==> flow/design.v <==
module ChipInterface #(parameter FRE = 25000000, parameter DEBOUNCE = FRE / 100) (
    input logic clock,
    input logic confirm,
    input logic clear,
    input logic algorithm_select_mode,
    input reset,
    input logic enter0, enter1,
    output logic [5:0] led
  );
  logic confirm_sync, clear_sync, enter0_sync, enter1_sync, algorithm_select_mode_sync;
  logic enter0_valid_press, enter1_valid_press, clear_valid_press, confirm_valid_press, algorithm_select_mode_valid_press;
  logic [11:0] password_current, password_next;
  logic [11:0] password_ref;
  logic [5:0] OTP;
  logic change_current, change_next;
  logic [31:0] cnt_current, cnt_next;
  logic [1:0] wrong_password_time_current, wrong_password_time_next;
  logic algorithm_selet_current, algorithm_selet_next;
  logic [2:0] algorithm_mode_current, algorithm_mode_next;
  password_generator password_generator_inst(
    .clock(clock),
    .reset(reset),  
    .algorithm_select(algorithm_mode_current),
    .OTP(OTP), 
    .password(password_ref));
  FF2_Synchronizer confirm_sync_ (
    .clock(clock),
    .button(confirm),
    .sync_button(confirm_sync)
  );
  FF2_Synchronizer clear_sync_ (
    .clock(clock),
    .button(clear),
    .sync_button(clear_sync)
  );
  FF2_Synchronizer enter0_sync_ (
    .clock(clock),
    .button(enter0),
    .sync_button(enter0_sync)
  );
  FF2_Synchronizer enter1_sync_ (
    .clock(clock),
    .button(enter1),
    .sync_button(enter1_sync)
  );
  FF2_Synchronizer algorithm_select_mode_sync_ (
    .clock(clock),
    .button(algorithm_select_mode),
    .sync_button(algorithm_select_mode_sync)
  );
  button_handler #(.COUNT_MAX(DEBOUNCE)) confirm_valid(.clock(clock), .reset(reset), .btn(confirm_sync), .valid_press(confirm_valid_press));
  button_handler #(.COUNT_MAX(DEBOUNCE)) clear_valid(.clock(clock), .reset(reset), .btn(clear_sync), .valid_press(clear_valid_press));
  button_handler #(.COUNT_MAX(DEBOUNCE)) enter0_valid(.clock(clock), .reset(reset), .btn(enter0_sync), .valid_press(enter0_valid_press));
  button_handler #(.COUNT_MAX(DEBOUNCE)) enter1_valid(.clock(clock), .reset(reset), .btn(enter1_sync), .valid_press(enter1_valid_press));
  button_handler #(.COUNT_MAX(DEBOUNCE)) algorithm_select_mode_valid(.clock(clock), .reset(reset), .btn(algorithm_select_mode_sync), .valid_press(algorithm_select_mode_valid_press));
  OTP_generator inst_OTP_generator(.clock(clock), .reset(reset), .change(change_current), .OTP(OTP));
  typedef enum logic [2:0] {IDLE = 3'b000, 
                            TIMEOUT = 3'b001, 
                            INPUT = 3'b010, 
                            VERIFY = 3'b011, 
                            PASS = 3'b100, 
                            FAIL = 3'b101, 
                            LOCK = 3'b110,
                            ALGO_SELECT = 3'b111} state_t;
  state_t current_state, next_state;
  always_ff @(posedge clock or posedge reset) begin 
    if(reset) begin
      current_state <= IDLE;
      password_current <= 0;
      change_current <= 0;
      wrong_password_time_current <= 0;
      algorithm_selet_current <= 0;
      algorithm_mode_current <= 0;
      cnt_current <= 0;
    end
    else begin
      current_state <= next_state;
      password_current <= password_next;
      change_current <= change_next;
      wrong_password_time_current <= wrong_password_time_next;
      algorithm_selet_current <= algorithm_selet_next;
      algorithm_mode_current <= algorithm_mode_next;
      cnt_current <= cnt_next;
    end
  end
  always_comb begin
    case(current_state)
      IDLE: begin
        wrong_password_time_next = wrong_password_time_current;
        algorithm_mode_next = algorithm_mode_current;
        if(cnt_current == 60 * FRE -1) begin
          next_state = TIMEOUT;
          password_next = 0;
          change_next = 1;
          algorithm_selet_next = 0;
          cnt_next = 0;
        end
        else if(algorithm_select_mode_valid_press) begin
            algorithm_selet_next = 1;
            next_state = INPUT;
            change_next = 0;
            password_next = 0;
            cnt_next = 0;
        end
        else if(enter0_valid_press)begin
           cnt_next = 0;
           next_state = INPUT;
           password_next = {password_current[10:0],1'b0};
           change_next = 0;
           algorithm_selet_next = 0;
        end 
        else if(enter1_valid_press)begin
           cnt_next = 0;
           next_state = INPUT;
           password_next = {password_current[10:0],1'b1};
           change_next = 0;
           algorithm_selet_next = 0;
        end 
        else begin
          cnt_next = cnt_current + 1;
          next_state = IDLE;
          password_next = 0;
          change_next = 0;
          algorithm_selet_next = 0;
        end
      end
      TIMEOUT: begin
        next_state = IDLE;
        wrong_password_time_next = wrong_password_time_current;
        cnt_next = cnt_current + 1;
        password_next = 0;
        change_next = 0;
        algorithm_selet_next = 0;
        algorithm_mode_next = algorithm_mode_current;
      end
      INPUT:begin
        wrong_password_time_next = wrong_password_time_current;
        cnt_next = 0;
        change_next = 0;
        algorithm_selet_next = algorithm_selet_current;
        algorithm_mode_next = algorithm_mode_current;
        if(confirm_valid_press) begin
           next_state = VERIFY;
           password_next = password_current;
        end
        else if(clear_valid_press) begin
           next_state = INPUT;
           password_next = 0;
        end
        else if(enter0_valid_press) begin
           next_state = INPUT;
           password_next = {password_current[10:0],1'b0};
        end 
        else if(enter1_valid_press)begin
           next_state = INPUT;
           password_next = {password_current[10:0],1'b1};
        end
        else begin
          next_state = INPUT;
          password_next = password_current;
        end
      end
      VERIFY: begin
        cnt_next = 0;
        password_next = 0;
        change_next = 0;
        algorithm_selet_next = algorithm_selet_current;
        algorithm_mode_next = algorithm_mode_current;
        if(password_current == password_ref) begin
            next_state = PASS;
            wrong_password_time_next = wrong_password_time_current;
        end
        else begin
            next_state = FAIL;
            wrong_password_time_next = wrong_password_time_current + 1;
        end
      end
      PASS: begin
        wrong_password_time_next = wrong_password_time_current;
        password_next = 0;
        algorithm_selet_next = algorithm_selet_current;
        algorithm_mode_next = algorithm_mode_current;
        if(cnt_current == 6 * FRE) begin
          if(algorithm_selet_current == 1) begin
              next_state = ALGO_SELECT;
              change_next = 0;
          end
          else begin
              next_state = IDLE;
              change_next = 1;
          end
          cnt_next = 0;
        end 
        else begin
          cnt_next = cnt_current + 1;
          next_state = PASS;
          change_next = 0;
        end
      end
      ALGO_SELECT : begin
        password_next = 0;
        cnt_next = 0;
        algorithm_selet_next = 0;
        wrong_password_time_next = wrong_password_time_current;
        if(confirm_valid_press) begin
           next_state = IDLE;
           algorithm_mode_next = algorithm_mode_current;
           change_next = 1;
        end
        else if(clear_valid_press) begin
           next_state = ALGO_SELECT;
           algorithm_mode_next = 0;
           change_next = 0;
        end
        else if(enter0_valid_press) begin
           next_state = ALGO_SELECT;
           algorithm_mode_next = {algorithm_mode_current[1:0],1'b0};
           change_next = 0;
        end 
        else if(enter1_valid_press)begin
           next_state = ALGO_SELECT;
           algorithm_mode_next = {algorithm_mode_current[1:0],1'b1};
           change_next = 0;
        end
        else begin
           next_state = ALGO_SELECT;
           algorithm_mode_next = algorithm_mode_current;
           change_next = 0;
        end
      end
      FAIL: begin
        algorithm_mode_next = algorithm_mode_current;
        wrong_password_time_next = wrong_password_time_current;
        password_next = 0;
        algorithm_selet_next = 0;
        if(cnt_current == 6 * FRE) begin
          change_next = 1;
          cnt_next = 0;
          next_state = LOCK;
        end 
        else begin
          cnt_next = cnt_current + 1;
          next_state = FAIL;
          change_next = 0;
        end
      end
      LOCK: begin
         algorithm_mode_next = algorithm_mode_current;
         cnt_next = cnt_current + 1;
         wrong_password_time_next = wrong_password_time_current;
         password_next = 0;
         algorithm_selet_next = 0;
         if(wrong_password_time_current == 1) begin
            if(cnt_current == 15 * FRE) begin
              next_state = IDLE;
              change_next = 1;
              cnt_next = 0;
            end
            else begin
              next_state = LOCK;
              change_next = 0;
            end
         end
         else if (wrong_password_time_current == 2) begin
            if(cnt_current == 30 * FRE) begin
              next_state = IDLE;
              change_next = 1;
              cnt_next = 0;
            end
            else begin
               next_state = LOCK;
              change_next = 0;
            end 
         end
         else begin
            if(cnt_current == 60 * FRE) begin
                 next_state = IDLE;
                 change_next = 1;
                 cnt_next = 0;
            end
            else begin
              next_state = LOCK;
              change_next = 0;
            end
         end
      end
    endcase
  end
  always_ff @(posedge clock or posedge reset) begin
    if(reset) led <= 6'b0;
    else if(current_state == PASS) led <= 6'b111111;
    else if(current_state == ALGO_SELECT) begin
        led <= {4'b0, algorithm_mode_current};
    end
    else if(current_state == FAIL) begin
    if ((cnt_current >= FRE*1 && cnt_current < FRE*2) || 
        (cnt_current >= FRE*3 && cnt_current < FRE*4) || 
        (cnt_current >= FRE*5 && cnt_current < FRE*6))
        led <= 6'b0; 
    else
        led <= 6'b111111; 
    end
    else if(current_state == LOCK) led <= 6'b101010;
    else led <= OTP;
  end
endmodule
module password_generator(
    input logic clock,
    input logic reset,  
    input logic [2:0] algorithm_select,
    input logic [5:0] OTP,
    output logic [11:0] password
);
  always_ff @(posedge clock or posedge reset) begin
      if(reset) begin
          password <= 0;
      end
      else begin
        case(algorithm_select)
            3'd0: password <= OTP * 2 + 1;                    
            3'd1: password <= (OTP << 2) ^ 12'hA3; 
            3'd2: password <= (OTP * 3) + (OTP >> 1);         
            3'd3: password <= ~(OTP * 5) & 12'hFFF;           
            3'd4: password <= (OTP * OTP) % 4096;             
            3'd5: password <= ((OTP << 3) - OTP) ^ 12'h3C3;   
            3'd6: password <= {OTP[2:0], OTP[5:3]} + 12'h55A; 
            3'd7: password <= (OTP * 9) & 12'hFFF;            
        endcase
      end
  end
endmodule
module OTP_generator(
    input logic clock,
    input logic change,
    input reset,
    output logic [5:0] OTP 
);
    logic [5:0] lfsr;
    always_ff @(posedge clock or posedge reset) begin
        if (reset)
            lfsr <= 6'b101101;  
        else if (change)
            lfsr <= {lfsr[4:0], lfsr[5] ^ lfsr[3]};
    end
    assign OTP = lfsr;
endmodule
module button_handler (
    input  logic clock,        
    input  logic reset,
    input  logic btn,         
    output logic valid_press  
);
    parameter COUNT_MAX = 250_000;
    logic btn_pre;
    logic [$clog2(COUNT_MAX):0] count;
    logic armed;
    always_ff @(posedge clock or posedge reset) begin
        if (reset)
            btn_pre <= 0;
        else
            btn_pre <= btn;
    end
    always_ff @(posedge clock or posedge reset) begin
        if (reset) begin
            count <= 0;
            valid_press <= 0;
            armed <= 1;
        end else begin
            valid_press <= 0;  
            if (btn && btn_pre) begin  
                if (armed) begin
                    if (count < COUNT_MAX - 1) begin
                        count <= count + 1;
                    end else begin
                        valid_press <= 1;  
                        armed <= 0;        
                        count <= 0;
                    end
                end
            end else begin
                count <= 0;
                if (!btn) 
                    armed <= 1; 
            end
        end
    end
endmodule
module FF2_Synchronizer(
  input logic clock,
  input logic button,
  output logic sync_button
);
  logic [1:0] button_dff;
  always_ff @(posedge clock) begin
    button_dff[0] <= button;
    button_dff[1] <= button_dff[0];
  end
  assign sync_button = button_dff[1];
endmodule
`default_nettype none
module my_chip (
    input logic [11:0] io_in,  
    output logic [11:0] io_out,  
    input logic clock,
    input logic reset  
);
    ChipInterface #(.FRE(25000)) chipInterface_inst(
        .clock(clock),
        .confirm(io_in[0]),
        .clear(io_in[1]),
        .algorithm_select_mode(io_in[2]),
        .reset(reset),
        .enter0(io_in[3]), 
        .enter1(io_in[4]),
        .led(io_out[5:0])
    );
    assign io_out[11:6] = 6'b0;
endmodule
Lab notebook: my_chip

Reports on my_chip
Module my_chip before and after one edit of its RTL, step after step.
Lines under "orig" count in the file above, lines under "edited" in the edited file.
"delta" is "edited" less "orig", of the values as shown; "rel_change_pct" is that difference over "orig", in percent.
Operators: Yosys type, input widths -> output width; for muxes data width and select width s.
Library cell names are shortened.
{"block": "inputs", "top": "my_chip", "clock_port": "clock", "cell_library": "sky130hd", "corner": "tt_025C_1v80"}

Diff
Unified diff, file above to edited file.
The edit is scripted: it alters the design's behaviour and was not made to optimise anything.
begin of diff
@@ -405,5 +405,5 @@
     input logic reset  
 );
-    ChipInterface #(.FRE(25000)) chipInterface_inst(
+    ChipInterface #(.FRE(12500)) chipInterface_inst(
         .clock(clock),
         .confirm(io_in[0]),
end of diff

Word-level counts
Source: Yosys, flattened and elaborated, memories not mapped. Widths are those after wreduce. Registers that Yosys merges into a memory's read port (data or address) are not register bits. Print and check cells do not count.
{"block": "bits", "item": "out_inout_bits", "orig": 12, "edited": 12, "delta": 0, "rel_change_pct": 0.00}
{"block": "bits", "item": "in_bits", "orig": 14, "edited": 14, "delta": 0, "rel_change_pct": 0.00}
{"block": "bits", "item": "ff_bits", "orig": 148, "edited": 143, "delta": -5, "rel_change_pct": -3.38}
{"block": "classes", "item": "bitwise", "orig": 6, "edited": 6, "delta": 0, "rel_change_pct": 0.00}
{"block": "classes", "item": "compare", "orig": 11, "edited": 11, "delta": 0, "rel_change_pct": 0.00}
{"block": "classes", "item": "addsub", "orig": 11, "edited": 11, "delta": 0, "rel_change_pct": 0.00}
{"block": "classes", "item": "n_eq", "orig": 37, "edited": 37, "delta": 0, "rel_change_pct": 0.00}
{"block": "classes", "item": "n_mux", "orig": 113, "edited": 113, "delta": 0, "rel_change_pct": 0.00}
{"block": "classes", "item": "reduce_and_logical", "orig": 23, "edited": 23, "delta": 0, "rel_change_pct": 0.00}
{"block": "classes", "item": "mul", "orig": 4, "edited": 4, "delta": 0, "rel_change_pct": 0.00}
{"block": "ops", "operator": "$mux 9", "orig": 15, "edited": 0, "delta": -15, "rel_change_pct": -100.00}
{"block": "ops", "operator": "$mux 8", "orig": 0, "edited": 15, "delta": 15}
{"block": "ops", "operator": "$add 9x1->9 const B", "orig": 5, "edited": 0, "delta": -5, "rel_change_pct": -100.00}
{"block": "ops", "operator": "$lt 9x8->1 const B", "orig": 5, "edited": 0, "delta": -5, "rel_change_pct": -100.00}
{"block": "ops", "operator": "$add 8x1->8 const B", "orig": 0, "edited": 5, "delta": 5}
{"block": "ops", "operator": "$lt 8x7->1 const B", "orig": 0, "edited": 5, "delta": 5}
{"block": "ops", "operator": "$eq 32x21->1 const B", "orig": 2, "edited": 0, "delta": -2, "rel_change_pct": -100.00}
{"block": "ops", "operator": "$ge 32x17->1 const B", "orig": 2, "edited": 0, "delta": -2, "rel_change_pct": -100.00}
{"block": "ops", "operator": "$ge 32x16->1 const B", "orig": 0, "edited": 2, "delta": 2}
{"block": "ops", "operator": "$eq 32x20->1 const B", "orig": 1, "edited": 2, "delta": 1, "rel_change_pct": 100.00}
{"block": "ops", "operator": "$ge 32x15->1 const B", "orig": 1, "edited": 0, "delta": -1, "rel_change_pct": -100.00}
{"block": "ops", "operator": "$lt 32x18->1 const B", "orig": 1, "edited": 0, "delta": -1, "rel_change_pct": -100.00}
{"block": "ops", "operator": "$eq 32x17->1 const B", "orig": 0, "edited": 1, "delta": 1}
{"block": "ops", "operator": "$ge 32x14->1 const B", "orig": 0, "edited": 1, "delta": 1}
{"block": "ops", "operator": "$lt 32x15->1 const B", "orig": 0, "edited": 1, "delta": 1}
{"block": "ops", "operator": "$mux 1", "orig": 49, "edited": 49, "delta": 0, "rel_change_pct": 0.00}
{"block": "ops", "operator": "$mux 3", "orig": 16, "edited": 16, "delta": 0, "rel_change_pct": 0.00}
{"block": "ops", "operator": "$ne 2x2->1 const B", "orig": 13, "edited": 13, "delta": 0, "rel_change_pct": 0.00}
{"block": "ops", "operator": "$mux 32", "orig": 10, "edited": 10, "delta": 0, "rel_change_pct": 0.00}
{"block": "ops", "operator": "$eq 3x3->1 const B", "orig": 8, "edited": 8, "delta": 0, "rel_change_pct": 0.00}
{"block": "ops", "operator": "$logic_and 1x1->1", "orig": 8, "edited": 8, "delta": 0, "rel_change_pct": 0.00}
{"block": "ops", "operator": "$mux 12", "orig": 8, "edited": 8, "delta": 0, "rel_change_pct": 0.00}
{"block": "ops", "operator": "$mux 6", "orig": 5, "edited": 5, "delta": 0, "rel_change_pct": 0.00}
{"block": "ops", "operator": "$eq 3x2->1 const B", "orig": 4, "edited": 4, "delta": 0, "rel_change_pct": 0.00}
{"block": "ops", "operator": "$mux 2", "orig": 4, "edited": 4, "delta": 0, "rel_change_pct": 0.00}
{"block": "ops", "operator": "$reduce_or 3->1", "orig": 3, "edited": 3, "delta": 0, "rel_change_pct": 0.00}
{"block": "ops", "operator": "$eq 3x1->1 const B", "orig": 2, "edited": 2, "delta": 0, "rel_change_pct": 0.00}
{"block": "ops", "operator": "$logic_not 3->1", "orig": 2, "edited": 2, "delta": 0, "rel_change_pct": 0.00}
The list need not be complete.

Depth
Depth = most cells in a row (Yosys ltp): at word level without a register or memory, in the mapped netlist without a sequential cell, where the memories' decode and read muxes count.
{"block": "depth", "item": "ltp_word", "orig": 8, "edited": 8, "delta": 0, "rel_change_pct": 0.00}
{"block": "depth", "item": "abc_area", "orig": "0", "edited": "0"}
{"block": "depth", "item": "mapped_depth", "orig": 15, "edited": 16, "delta": 1, "rel_change_pct": 6.67}
{"block": "depth", "item": "ltp_nobuf", "orig": 14, "edited": 15, "delta": 1, "rel_change_pct": 7.14}

After synthesis
The flow's flattened synthesis, as Yosys stat reports it; memories are mapped. The netlist is that of the ABC_AREA named above (0 if unset); the other value can give another one.
{"block": "mapped", "item": "flip_flops", "orig": 153, "edited": 148, "delta": -5, "rel_change_pct": -3.27}
{"block": "mapped", "item": "seqArea_mm2", "orig": 0.0037911, "edited": 0.003666, "delta": -0.0001251, "rel_change_pct": -3.30}
{"block": "mapped", "item": "buf_cells", "orig": 45, "edited": 43, "delta": -2, "rel_change_pct": -4.44}
{"block": "mapped", "item": "mapped_cells", "orig": 1025, "edited": 983, "delta": -42, "rel_change_pct": -4.10}
{"block": "mapped", "item": "synth_area_mm2", "orig": 0.0095304, "edited": 0.0092726, "delta": -0.0002578, "rel_change_pct": -2.71}
{"block": "by_type", "type": "nor2_2", "orig": 0, "edited": 31, "delta": 31}
{"block": "by_type", "type": "xnor2_1", "orig": 42, "edited": 59, "delta": 17, "rel_change_pct": 40.48}
{"block": "by_type", "type": "o21ai_0", "orig": 93, "edited": 81, "delta": -12, "rel_change_pct": -12.90}
{"block": "by_type", "type": "nor2b_1", "orig": 16, "edited": 4, "delta": -12, "rel_change_pct": -75.00}
{"block": "by_type", "type": "nand2_1", "orig": 87, "edited": 78, "delta": -9, "rel_change_pct": -10.34}
{"block": "by_type", "type": "mux2i_1", "orig": 5, "edited": 14, "delta": 9, "rel_change_pct": 180.00}
{"block": "by_type", "type": "a22o_1", "orig": 17, "edited": 9, "delta": -8, "rel_change_pct": -47.06}
{"block": "by_type", "type": "nand3_1", "orig": 39, "edited": 32, "delta": -7, "rel_change_pct": -17.95}
{"block": "by_type", "type": "clkbuf_1", "orig": 24, "edited": 17, "delta": -7, "rel_change_pct": -29.17}
{"block": "by_type", "type": "nand4_1", "orig": 19, "edited": 26, "delta": 7, "rel_change_pct": 36.84}
{"block": "by_type", "type": "buf_2", "orig": 5, "edited": 12, "delta": 7, "rel_change_pct": 140.00}
{"block": "by_type", "type": "xor2_1", "orig": 26, "edited": 20, "delta": -6, "rel_change_pct": -23.08}
{"block": "by_type", "type": "a31oi_1", "orig": 23, "edited": 17, "delta": -6, "rel_change_pct": -26.09}
{"block": "by_type", "type": "nand2b_1", "orig": 13, "edited": 7, "delta": -6, "rel_change_pct": -46.15}
{"block": "by_type", "type": "or3_1", "orig": 12, "edited": 6, "delta": -6, "rel_change_pct": -50.00}
{"block": "by_type", "type": "o31ai_1", "orig": 11, "edited": 5, "delta": -6, "rel_change_pct": -54.55}
{"block": "by_type", "type": "dfrtp_1", "orig": 133, "edited": 128, "delta": -5, "rel_change_pct": -3.76}
{"block": "by_type", "type": "nor2_1", "orig": 92, "edited": 87, "delta": -5, "rel_change_pct": -5.43}
The list need not be complete.
By module: a second synthesis without flattening, with its own total; a netlist apart from the flattened one above.
{"block": "unflattened", "item": "hier_cells", "orig": 1054, "edited": 1059, "delta": 5, "rel_change_pct": 0.47}
{"block": "unflattened", "item": "hier_area_mm2", "orig": 0.0100321, "edited": 0.0099696, "delta": -0.0000625, "rel_change_pct": -0.62}
Each row is one instance without its submodules.
{"block": "by_module_orig", "mod": "ChipInterface (FRE=25000)", "instances": 1, "seq_area_mm2": 0.0016278, "cells": 432, "area_mm2": 0.0039163}
{"block": "by_module_orig", "mod": "button_handler (COUNT_MAX=250)", "instances": 5, "seq_area_mm2": 0.0003015, "cells": 55, "area_mm2": 0.0005806}
{"block": "by_module_orig", "mod": "password_generator", "instances": 1, "seq_area_mm2": 0.0003003, "cells": 314, "area_mm2": 0.0027013}
{"block": "by_module_orig", "mod": "OTP_generator", "instances": 1, "seq_area_mm2": 0.0001551, "cells": 16, "area_mm2": 0.0002628}
{"block": "by_module_orig", "mod": "FF2_Synchronizer", "instances": 5, "seq_area_mm2": 0.00004, "cells": 2, "area_mm2": 0.00004}
{"block": "by_module_orig", "mod": "my_chip", "instances": 1, "seq_area_mm2": 0, "cells": 7, "area_mm2": 0.0000488}
{"block": "by_module_edited", "mod": "ChipInterface (FRE=12500)", "instances": 1, "seq_area_mm2": 0.0016278, "cells": 417, "area_mm2": 0.0037536}
{"block": "by_module_edited", "mod": "button_handler (COUNT_MAX=125)", "instances": 5, "seq_area_mm2": 0.0002765, "cells": 59, "area_mm2": 0.0006006}
{"block": "by_module_edited", "mod": "password_generator", "instances": 1, "seq_area_mm2": 0.0003003, "cells": 314, "area_mm2": 0.0027013}
{"block": "by_module_edited", "mod": "OTP_generator", "instances": 1, "seq_area_mm2": 0.0001551, "cells": 16, "area_mm2": 0.0002628}
{"block": "by_module_edited", "mod": "FF2_Synchronizer", "instances": 5, "seq_area_mm2": 0.00004, "cells": 2, "area_mm2": 0.00004}
{"block": "by_module_edited", "mod": "my_chip", "instances": 1, "seq_area_mm2": 0, "cells": 7, "area_mm2": 0.0000488}

Path before layout
Source: OpenSTA report_checks on the synthesized netlist (no wires, ideal clock, input and output delay 20% of the period each), path of least setup slack; recovery checks are left aside. Register names are those of the netlist, which keeps one name where synthesis merged equal registers.
{"block": "synth_timing", "item": "kind", "orig": "register to register", "edited": "register to register"}
{"block": "synth_timing", "item": "startpoint", "orig": "register chipInterface_inst.inst_OTP_generator.lfsr[2]", "edited": "register chipInterface_inst.inst_OTP_generator.lfsr[4]"}
{"block": "synth_timing", "item": "endpoint", "orig": "register chipInterface_inst.password_generator_inst.password[7]", "edited": "register chipInterface_inst.password_generator_inst.password[11]"}
{"block": "synth_timing", "item": "path_delay_ns", "orig": 3.973, "edited": 3.902, "delta": -0.071, "rel_change_pct": -1.79}
{"block": "synth_timing", "item": "tclk_ns", "orig": 10.0, "edited": 10.0, "delta": 0.0, "rel_change_pct": 0.00}
{"block": "synth_timing", "item": "slack_ns", "orig": 6.028, "edited": 6.098, "delta": 0.070}
{"block": "synth_timing", "item": "stages", "orig": 13, "edited": 14, "delta": 1, "rel_change_pct": 7.69}
{"block": "synth_timing", "item": "arrival_ns", "orig": 3.834, "edited": 3.768, "delta": -0.066, "rel_change_pct": -1.72}
{"block": "synth_timing", "item": "synth_period_reached_ns", "orig": 3.972, "edited": 3.902, "delta": -0.070, "rel_change_pct": -1.76}
"path_delay_ns" is the arrival time less input delay plus setup time.
"stages": output pins that drive a net of the path, with the launching flip-flop's if there is one; two outputs of one cell count as two.
"synth_period_reached_ns" is the clock period less the worst setup slack; recovery checks do not enter. This is arithmetic on one report: input and output delays are still those of the set period (20% each).
The rows between start and end are the longest chain of elaborated cells between them; the timing report does not say that the signal goes this way. Where chains are equally long, one stands for them.
Each line given opens the expression or statement behind the cell; cells for indexed reads and writes are added by Yosys, which also makes memories of some case tables.
A register here has more assigning lines than the two given.
{"block": "synth_via_orig", "cell_sequence": "dfstp_2 ha_1 inv_1 fa_1 fa_1 inv_1 fa_1 ha_1 a21o_1 a21oi_1 xnor2_1 o21ai_0 or4_1", "elab_chain_cells": 3, "cone_cells": 11, "lines_between": 8, "cone_classes": "4 x add/sub; 4 x mul; 1 x mux; 2 x logic"}
{"block": "synth_lines_orig", "item": "start: declaration", "line_no": 338, "rtl": "logic [5:0] lfsr;"}
{"block": "synth_lines_orig", "item": "start: assignment", "line_no": 341, "rtl": "lfsr <= 6'b101101;"}
{"block": "synth_lines_orig", "item": "start: assignment", "line_no": 343, "rtl": "lfsr <= {lfsr[4:0], lfsr[5] ^ lfsr[3]};"}
{"block": "synth_lines_orig", "item": "$mul 6x2->8", "line_no": 322, "rtl": "3'd2: password <= (OTP * 3) + (OTP >> 1);"}
{"block": "synth_lines_orig", "item": "$add 8x5->9", "line_no": 322}
{"block": "synth_lines_orig", "item": "$pmux 12 s8", "line_no": 319, "rtl": "case(algorithm_select)"}
{"block": "synth_lines_orig", "item": "end: assignment", "line_no": 320, "rtl": "3'd0: password <= OTP * 2 + 1;"}
{"block": "synth_lines_orig", "item": "end: assignment", "line_no": 321, "rtl": "3'd1: password <= (OTP << 2) ^ 12'hA3;"}
{"block": "synth_lines_orig", "item": "end: declaration", "line_no": 312, "rtl": "output logic [11:0] password"}
{"block": "synth_via_edited", "cell_sequence": "dfrtp_1 ha_1 fa_1 inv_1 fa_1 fa_1 inv_1 ha_1 a21o_1 a21oi_1 o21ai_0 a31oi_1 xor2_1 o31ai_1", "elab_chain_cells": 2, "cone_cells": 4, "lines_between": 4, "cone_classes": "2 x add/sub; 1 x mul; 1 x mux"}
{"block": "synth_lines_edited", "item": "start: declaration", "line_no": 338, "rtl": "logic [5:0] lfsr;"}
{"block": "synth_lines_edited", "item": "start: assignment", "line_no": 341, "rtl": "lfsr <= 6'b101101;"}
{"block": "synth_lines_edited", "item": "start: assignment", "line_no": 343, "rtl": "lfsr <= {lfsr[4:0], lfsr[5] ^ lfsr[3]};"}
{"block": "synth_lines_edited", "item": "$mul 6x6->12", "line_no": 324, "rtl": "3'd4: password <= (OTP * OTP) % 4096;"}
{"block": "synth_lines_edited", "item": "$pmux 12 s8", "line_no": 319, "rtl": "case(algorithm_select)"}
{"block": "synth_lines_edited", "item": "end: assignment", "line_no": 320, "rtl": "3'd0: password <= OTP * 2 + 1;"}
{"block": "synth_lines_edited", "item": "end: assignment", "line_no": 321, "rtl": "3'd1: password <= (OTP << 2) ^ 12'hA3;"}
{"block": "synth_lines_edited", "item": "end: declaration", "line_no": 312, "rtl": "output logic [11:0] password"}

Path in the finished layout
From the final timing report of each run of pair 1: the path of least setup slack in the routed layout; clock arrival at registers is part of the times.
{"block": "layout_timing", "item": "kind", "orig": "register to register", "edited": "register to register"}
{"block": "layout_timing", "item": "startpoint", "orig": "register chipInterface_inst.inst_OTP_generator.lfsr[2]", "edited": "register chipInterface_inst.inst_OTP_generator.lfsr[4]"}
{"block": "layout_timing", "item": "endpoint", "orig": "register chipInterface_inst.password_generator_inst.password[7]", "edited": "register chipInterface_inst.password_generator_inst.password[11]"}
{"block": "layout_timing", "item": "tclk_ns", "orig": 10.0, "edited": 10.0, "delta": 0.0, "rel_change_pct": 0.00}
{"block": "layout_timing", "item": "slack_ns", "orig": 5.63, "edited": 5.46, "delta": -0.17}
{"block": "layout_timing", "item": "arrival_ns", "orig": 4.67, "edited": 4.85, "delta": 0.18, "rel_change_pct": 3.85}
{"block": "layout_timing", "item": "stages", "orig": 13, "edited": 15, "delta": 2, "rel_change_pct": 15.38}
The rows between start and end are the longest chain of elaborated cells between them; the timing report does not say that the signal goes this way. Where chains are equally long, one stands for them.
A register here has more assigning lines than the two given.
{"block": "layout_via_orig", "cell_sequence": "dfstp_2 ha_1 inv_1 fa_1 fa_1 inv_1 fa_1 ha_1 a21o_1 a21oi_1 xnor2_1 o21ai_0 or4_1", "elab_chain_cells": 3, "cone_cells": 11, "lines_between": 8, "cone_classes": "4 x add/sub; 4 x mul; 1 x mux; 2 x logic"}
{"block": "layout_lines_orig", "item": "start: declaration", "line_no": 338, "rtl": "logic [5:0] lfsr;"}
{"block": "layout_lines_orig", "item": "start: assignment", "line_no": 341, "rtl": "lfsr <= 6'b101101;"}
{"block": "layout_lines_orig", "item": "start: assignment", "line_no": 343, "rtl": "lfsr <= {lfsr[4:0], lfsr[5] ^ lfsr[3]};"}
{"block": "layout_lines_orig", "item": "$mul 6x2->8", "line_no": 322, "rtl": "3'd2: password <= (OTP * 3) + (OTP >> 1);"}
{"block": "layout_lines_orig", "item": "$add 8x5->9", "line_no": 322}
{"block": "layout_lines_orig", "item": "$pmux 12 s8", "line_no": 319, "rtl": "case(algorithm_select)"}
{"block": "layout_lines_orig", "item": "end: assignment", "line_no": 320, "rtl": "3'd0: password <= OTP * 2 + 1;"}
{"block": "layout_lines_orig", "item": "end: assignment", "line_no": 321, "rtl": "3'd1: password <= (OTP << 2) ^ 12'hA3;"}
{"block": "layout_lines_orig", "item": "end: declaration", "line_no": 312, "rtl": "output logic [11:0] password"}
{"block": "layout_via_edited", "cell_sequence": "dfrtp_1 clkinv_1 nor2_1 ha_1 inv_1 fa_1 fa_1 inv_1 ha_1 a21o_1 a21oi_1 o21ai_0 a31oi_1 xor2_1 o31ai_1", "elab_chain_cells": 2, "cone_cells": 4, "lines_between": 4, "cone_classes": "2 x add/sub; 1 x mul; 1 x mux"}
{"block": "layout_lines_edited", "item": "start: declaration", "line_no": 338, "rtl": "logic [5:0] lfsr;"}
{"block": "layout_lines_edited", "item": "start: assignment", "line_no": 341, "rtl": "lfsr <= 6'b101101;"}
{"block": "layout_lines_edited", "item": "start: assignment", "line_no": 343, "rtl": "lfsr <= {lfsr[4:0], lfsr[5] ^ lfsr[3]};"}
{"block": "layout_lines_edited", "item": "$mul 6x6->12", "line_no": 324, "rtl": "3'd4: password <= (OTP * OTP) % 4096;"}
{"block": "layout_lines_edited", "item": "$pmux 12 s8", "line_no": 319, "rtl": "case(algorithm_select)"}
{"block": "layout_lines_edited", "item": "end: assignment", "line_no": 320, "rtl": "3'd0: password <= OTP * 2 + 1;"}
{"block": "layout_lines_edited", "item": "end: assignment", "line_no": 321, "rtl": "3'd1: password <= (OTP << 2) ^ 12'hA3;"}
{"block": "layout_lines_edited", "item": "end: declaration", "line_no": 312, "rtl": "output logic [11:0] password"}

Layout results
Both versions went through the flow (Yosys, OpenROAD) with the same settings in each pair. Constraints: input delay and output delay 20% of the set period each, output load 0.01 pF.
{"block": "flow_settings_pair_1", "CORE_UTILIZATION": 40, "period_ns": 10.0, "CAP_MARGIN": 20, "CORE_MARGIN": 2, "SLEW_MARGIN": 20}
{"block": "measured_pair_1", "item": "yosys_chip_area_mm2", "orig": 0.0095304, "edited": 0.0092726, "delta": -0.0002578, "rel_change_pct": -2.71}
{"block": "measured_pair_1", "item": "final_util_frac", "orig": 0.448, "edited": 0.447, "delta": -0.001}
{"block": "measured_pair_1", "item": "timing.hold.ws_ns", "orig": 0.328, "edited": 0.324, "delta": -0.004}
{"block": "measured_pair_1", "item": "final_cell_area_mm2", "orig": 0.0104913, "edited": 0.0101547, "delta": -0.0003366, "rel_change_pct": -3.21}
{"block": "measured_pair_1", "item": "setupTns_ns", "orig": 0.000, "edited": 0.000, "delta": 0.000}
{"block": "measured_pair_1", "item": "final_power_uw", "orig": 1332, "edited": 1265, "delta": -67, "rel_change_pct": -5.03}
{"block": "measured_pair_1", "item": "total_die_area_mm2", "orig": 0.0250763, "edited": 0.0244156, "delta": -0.0006607, "rel_change_pct": -2.63}
{"block": "measured_pair_1", "item": "worstSetupSlack_ns", "orig": 5.626, "edited": 5.456, "delta": -0.170}
{"block": "measured_pair_1", "item": "period_less_ws_ns", "orig": 4.374, "edited": 4.544, "delta": 0.170, "rel_change_pct": 3.89}
{"block": "flow_settings_pair_2", "ABC_AREA": 0, "CAP_MARGIN": 20, "CELL_PAD_IN_SITES_DETAIL_PLACEMENT": 0, "CORE_UTILIZATION": 53, "MAX_ROUTING_LAYER": "met4", "PLACE_DENSITY_LB_ADDON": 0.03, "SETUP_SLACK_MARGIN": -0.13, "TNS_END_PERCENT": 45, "period_ns": 4.73, "CORE_MARGIN": 2, "SLEW_MARGIN": 20}
{"block": "measured_pair_2", "item": "yosys_chip_area_mm2", "orig": 0.0095304, "edited": 0.0092726, "delta": -0.0002578, "rel_change_pct": -2.71}
{"block": "measured_pair_2", "item": "final_util_frac", "orig": 0.587, "edited": 0.592, "delta": 0.005}
{"block": "measured_pair_2", "item": "timing.hold.ws_ns", "orig": 0.326, "edited": 0.324, "delta": -0.002}
{"block": "measured_pair_2", "item": "final_cell_area_mm2", "orig": 0.0104438, "edited": 0.0101748, "delta": -0.0002690, "rel_change_pct": -2.58}
{"block": "measured_pair_2", "item": "setupTns_ns", "orig": 0.000, "edited": 0.000, "delta": 0.000}
{"block": "measured_pair_2", "item": "final_power_uw", "orig": 2800, "edited": 2728, "delta": -72, "rel_change_pct": -2.57}
{"block": "measured_pair_2", "item": "total_die_area_mm2", "orig": 0.0190702, "edited": 0.0185695, "delta": -0.0005007, "rel_change_pct": -2.63}
{"block": "measured_pair_2", "item": "worstSetupSlack_ns", "orig": 0.806, "edited": 0.580, "delta": -0.226}
{"block": "measured_pair_2", "item": "period_less_ws_ns", "orig": 3.924, "edited": 4.150, "delta": 0.226, "rel_change_pct": 5.76}
"period_less_ws_ns" means the clock period less the worst setup slack. The figure is calculated, with input and output delays left at 20% of the set period.
By "final_power_uw" is meant OpenSTA's value without simulated activity: inputs other than the clock are taken to toggle once in ten clock periods, and the tool carries that through the logic.
